==> flow/design.v <==
module dual_port_ram #(
  parameter DATA_WIDTH = 8,
  parameter ADDR_WIDTH = 6
)(
  input logic clk,
  input logic rst,
  input logic [DATA_WIDTH-1 : 0] data1,
  input logic [ADDR_WIDTH-1 : 0] addr1,
  input logic enable1,
  input logic [DATA_WIDTH-1 : 0] data2,
  input logic [ADDR_WIDTH-1 : 0] addr2,
  input logic enable2,
  output logic [DATA_WIDTH-1 : 0] q1,
  output logic [DATA_WIDTH-1 : 0] q2
);
  logic [DATA_WIDTH-1 : 0] ram[0 : 2**(ADDR_WIDTH)-1];
  always@(posedge clk) begin
    if(rst) begin
      q1 <= 0;
      q2 <= 0;
    end else begin
      if (enable1) begin
        ram[addr1] <= data1;
      end else begin
        q1 <= ram[addr1];
      end 
      if (enable2) begin
        ram[addr2] <= data2;
      end else begin
        q2 <= ram[addr2];
      end 
    end 
  end
endmodule
======== From RTL to reports: dual_port_ram ========
Tool output for the design above, in the order of the flow.
Line numbers count from 1 in the design file above.
Operators: Yosys type, input widths -> output width; for muxes data width and select width s.
Cell names lack the library's common part.
The mark n/a stands for no value.
design
  top ..................................... dual_port_ram
  clock port .............................. clk
  standard-cell library ................... sky130hd
  library corner .......................... tt_025C_1v80

======== Word-level counts ========
Source: Yosys, flattened and elaborated, memories not mapped. Widths are those after wreduce; folded enables and synchronous resets count as part of the registers. Registers that Yosys merges into a memory's read port (data or address) are not register bits. Print and check cells do not count. Equal cells are merged and count once.
Yosys's memory passes give these memory sizes; they may raise the number of words (mostly to a power of two), join words into wider ones and drop unused or constant bits.
bit counts
  input bits .............................. 32
  word width x clocked read ports ......... 16
  bits in registers ....................... 0
  elaborated cells ........................ 15
  memories kept ........................... 1
  memory bits (writable) .................. 512
  output and inout bits ................... 16
operators by class
  mux-type cells .......................... 12
  reduce/logical cells .................... 2
memory list
  memory  depth  width  rd ports  write ports  RTL line  RTL
  ram     64     8      2         2            16        logic [DATA_WIDTH-1 : 0] ram[0 : 2**(ADDR_WIDTH)-1];
operator list
  operator         count
  $mux 8           4
  $mux 6           4
  $mux 1           4
  $logic_not 1->1  2

======== Longest topological paths ========
Longest topological path by Yosys (ltp), each cell counted once; first at word level (registers and memories cut), then after technology mapping (sequential cells cut; the memories' decode and read muxes count).
logic depth
  word-level depth ........................ 2
  ABC_AREA ................................ 0
  depth in mapped cells ................... 10
  depth with buffers taken out ............ 6

======== Synthesis result ========
Source: synth_stat.txt of the flow (Yosys; design flattened, memories mapped). It holds for the ABC_AREA given above (unset counts as 0); a run with the other value may have another netlist.
The area totals of this step are shown rounded.
cells by type
  cell      count  area in all (µm²)
  edfxtp_1  512    1.54E+04
  mux2_2    561    6.32E+03
  mux4_2    67     1.51E+03
  a221oi_1  130    1.14E+03
  mux2i_1   93     930.893
  clkbuf_1  156    585.562
  a22oi_1   71     533.011
  o21ai_0   80     400.384
  o22ai_1   62     387.872
  buf_2     71     355.341
  nand2_1   94     352.838
  a21oi_1   70     350.336
  dfxtp_1   16     320.307
  mux2_1    26     292.781
  nor2_1    72     270.259
  a221o_1   24     240.23
  a22o_1    22     192.685
  nor2_2    29     181.424
Other cell types: 59; their cells: 288.
synthesis totals
  synthesis area .......................... 31800 µm²
  buffer cells ............................ 281
  flip-flops .............................. 528
  cell count .............................. 2444

======== Path before layout ========
Source: OpenSTA report_checks on the synthesized netlist (no wires, ideal clock, input and output delay 20% of the period each), path of least setup slack; recovery checks are left aside. Register names are those of the netlist, which keeps one name where synthesis merged equal registers.
timing path after synthesis
  path type ............................... input to register
  start point ............................. input enable1
  end point ............................... memory ram[3][0]
  time at the first pin ................... 2.000 ns
  period .................................. 10.0 ns
  arrival ................................. 3.723 ns
  setup slack ............................. 5.889 ns
  driving pins on the path ................ 5
  delay of the path ....................... 2.111 ns
  synthesis period reached ................ 4.111 ns
"delay of the path" = arrival - input delay + setup time.
"driving pins on the path": output pins that drive a net of the path, with the launching flip-flop's if there is one; two outputs of one cell count as two.
"synthesis period reached" = period - worst setup slack (recovery checks aside). The figure is calculated, with input and output delays left at 20% of the set period.
Between the ends stands the longest chain of elaborated cells between them, by number of cells; it is not shown to be the way that was timed. Of several equally long chains one is given.
A line is the first line of the expression or statement that the cell stems from. Yosys adds cells for indexed reads and writes and turns some case tables into memories.
Only ways into the end's enable, where the timed path ends, are counted here.
between the ends, after synthesis
  cell sequence ........................... buf_2 clkinv_1 nor2_1 nand3_1 o32ai_1
  length of the longest elaborated chain .. 2
ends and longest elaborated chain, after synthesis
  item                RTL line  RTL
  start: declaration  9         input logic enable1,
  $mux 6              22        if (enable1) begin
  $mux 6              18        if(rst) begin
  end: declaration    16        logic [DATA_WIDTH-1 : 0] ram[0 : 2**(ADDR_WIDTH)-1];

======== Worst path after layout ========
Path of least setup slack in the final report of run 2 (OpenROAD, finished layout, wires in). Where an end is a register, its clock arrival counts in the times.
timing path post-layout
  path type ............................... input to register
  start point ............................. input addr1[0]
  end point ............................... register q1[5]
  time at the first pin ................... 0.72 ns
  period .................................. 3.62 ns
  driving pins on the path ................ 8
  setup slack ............................. 0.58 ns
  arrival ................................. 3.57 ns
between the ends, post-layout
  cell sequence ........................... buf_4 and2_4 a22oi_1 a22oi_1 o22ai_1 a2111oi_0 buf_4 a41oi_1
ends and longest elaborated chain, post-layout
  item                RTL line  RTL
  start: declaration  8         input logic [ADDR_WIDTH-1 : 0] addr1,
  end: declaration    13        output logic [DATA_WIDTH-1 : 0] q1,
Chain of elaborated cells between the ends: none given.

Subject: dual_port_ram on sky130hd, stored results

Hello all,

Module dual_port_ram, platform sky130hd: 6 stored runs of the flow (Yosys, OpenROAD) with differing settings, in no particular order. Input and output delays are each 20% of the period that was set; the output load is 0.01 pF.
"clock period reached" is the run's clock period less its worst setup slack. It is reckoned from that one timing run; input and output delays stay at 20% of the period that was set.
"critical path time": the worst setup path's part of the clock period (all of it between registers, 20% less for each end at a port) less its slack. A launch clock that arrives late makes it longer, a capture clock that arrives late makes it shorter.
"power consumption" rests on the timing tool's default activity at the inputs, not on a simulated workload.
The results are shown rounded.

---- run 1 ----
settings
  CELL_PAD_IN_SITES_DETAIL_PLACEMENT = 0
  CELL_PAD_IN_SITES_GLOBAL_PLACEMENT = 3
  CORE_ASPECT_RATIO = 1.36
  CORE_MARGIN = 6
  CORE_UTILIZATION = 61
  CTS_CLUSTER_SIZE = 50
  GPL_ROUTABILITY_DRIVEN = 0
  MAX_ROUTING_LAYER = met4
  MIN_ROUTING_LAYER = met2
  PLACE_DENSITY_LB_ADDON = 0.15
  period_ns = 10.0
  CAP_MARGIN = 20
  SLEW_MARGIN = 20
results
  not finished: placement ended with error FLW-0024

---- run 2 ----
settings
  CORE_UTILIZATION = 36
  GPL_ROUTABILITY_DRIVEN = 0
  MAX_ROUTING_LAYER = met5
  PLACE_DENSITY = 0.49
  SETUP_SLACK_MARGIN = 0.08
  SLEW_MARGIN = 40
  TNS_END_PERCENT = 50
  period_ns = 3.62
  CAP_MARGIN = 20
  CORE_MARGIN = 2
results
  clock period reached .................... 3.038 ns
  area of the synthesized netlist ......... 31800 µm²
  utilization after layout ................ 0.421
  area of the standard cells in the finished layout .. 37100 µm²
  critical path time ...................... 2.31 ns
  critical path type ...................... input to register
  final worst hold slack .................. 0.595 ns
  summed negative setup slack ............. 0.000 ns
  setup slack of the worst path ........... 0.582 ns
  power consumption ....................... 15200 uW
  area of the die ......................... 90900 µm²

---- run 3 ----
settings
  CELL_PAD_IN_SITES_DETAIL_PLACEMENT = 0
  CORE_ASPECT_RATIO = 1.23
  CORE_UTILIZATION = 57
  CTS_CLUSTER_DIAMETER = 199
  SETUP_SLACK_MARGIN = 0.34
  TNS_END_PERCENT = 75
  period_ns = 6.2
  CAP_MARGIN = 20
  CORE_MARGIN = 2
  SLEW_MARGIN = 20
results
  clock period reached .................... 4.302 ns
  area of the synthesized netlist ......... 31800 µm²
  utilization after layout ................ 0.626
  area of the standard cells in the finished layout .. 34800 µm²
  critical path time ...................... 3.06 ns
  critical path type ...................... input to register
  final worst hold slack .................. 0.606 ns
  summed negative setup slack ............. 0.000 ns
  setup slack of the worst path ........... 1.90 ns
  power consumption ....................... 8700 uW
  area of the die ......................... 57800 µm²

---- run 4 ----
settings
  CELL_PAD_IN_SITES_DETAIL_PLACEMENT = 1
  CELL_PAD_IN_SITES_GLOBAL_PLACEMENT = 1
  CORE_ASPECT_RATIO = 0.7
  CORE_MARGIN = 6
  CORE_UTILIZATION = 30
  CTS_CLUSTER_SIZE = 95
  GPL_ROUTABILITY_DRIVEN = 0
  GPL_TIMING_DRIVEN = 0
  MAX_ROUTING_LAYER = met5
  PLACE_DENSITY_LB_ADDON = 0.07
  SLEW_MARGIN = 10
  TNS_END_PERCENT = 50
  period_ns = 10.0
  CAP_MARGIN = 20
results
  clock period reached .................... 6.815 ns
  area of the synthesized netlist ......... 31800 µm²
  utilization after layout ................ 0.349
  area of the standard cells in the finished layout .. 36600 µm²
  critical path time ...................... 4.81 ns
  critical path type ...................... input to register
  final worst hold slack .................. 0.612 ns
  summed negative setup slack ............. 0.000 ns
  setup slack of the worst path ........... 3.19 ns
  power consumption ....................... 5700 uW
  area of the die ......................... 114000 µm²

---- run 5 ----
settings
  CORE_UTILIZATION = 30
  period_ns = 10.0
  CAP_MARGIN = 20
  CORE_MARGIN = 2
  SLEW_MARGIN = 20
results
  clock period reached .................... 5.306 ns
  area of the synthesized netlist ......... 31800 µm²
  utilization after layout ................ 0.334
  area of the standard cells in the finished layout .. 35100 µm²
  critical path time ...................... 3.31 ns
  critical path type ...................... input to register
  final worst hold slack .................. 0.637 ns
  summed negative setup slack ............. 0.000 ns
  setup slack of the worst path ........... 4.69 ns
  power consumption ....................... 5320 uW
  area of the die ......................... 109000 µm²

---- run 6 ----
settings
  CORE_ASPECT_RATIO = 1.36
  CTS_CLUSTER_SIZE = 50
  period_ns = 10.0
  CAP_MARGIN = 20
  CORE_MARGIN = 2
  CORE_UTILIZATION = 40
  SLEW_MARGIN = 20
results
  clock period reached .................... 5.750 ns
  area of the synthesized netlist ......... 31800 µm²
  utilization after layout ................ 0.438
  area of the standard cells in the finished layout .. 34500 µm²
  critical path time ...................... 3.75 ns
  critical path type ...................... input to register
  final worst hold slack .................. 0.605 ns
  summed negative setup slack ............. 0.000 ns
  setup slack of the worst path ........... 4.25 ns
  power consumption ....................... 5210 uW
  area of the die ......................... 81900 µm²

Thanks
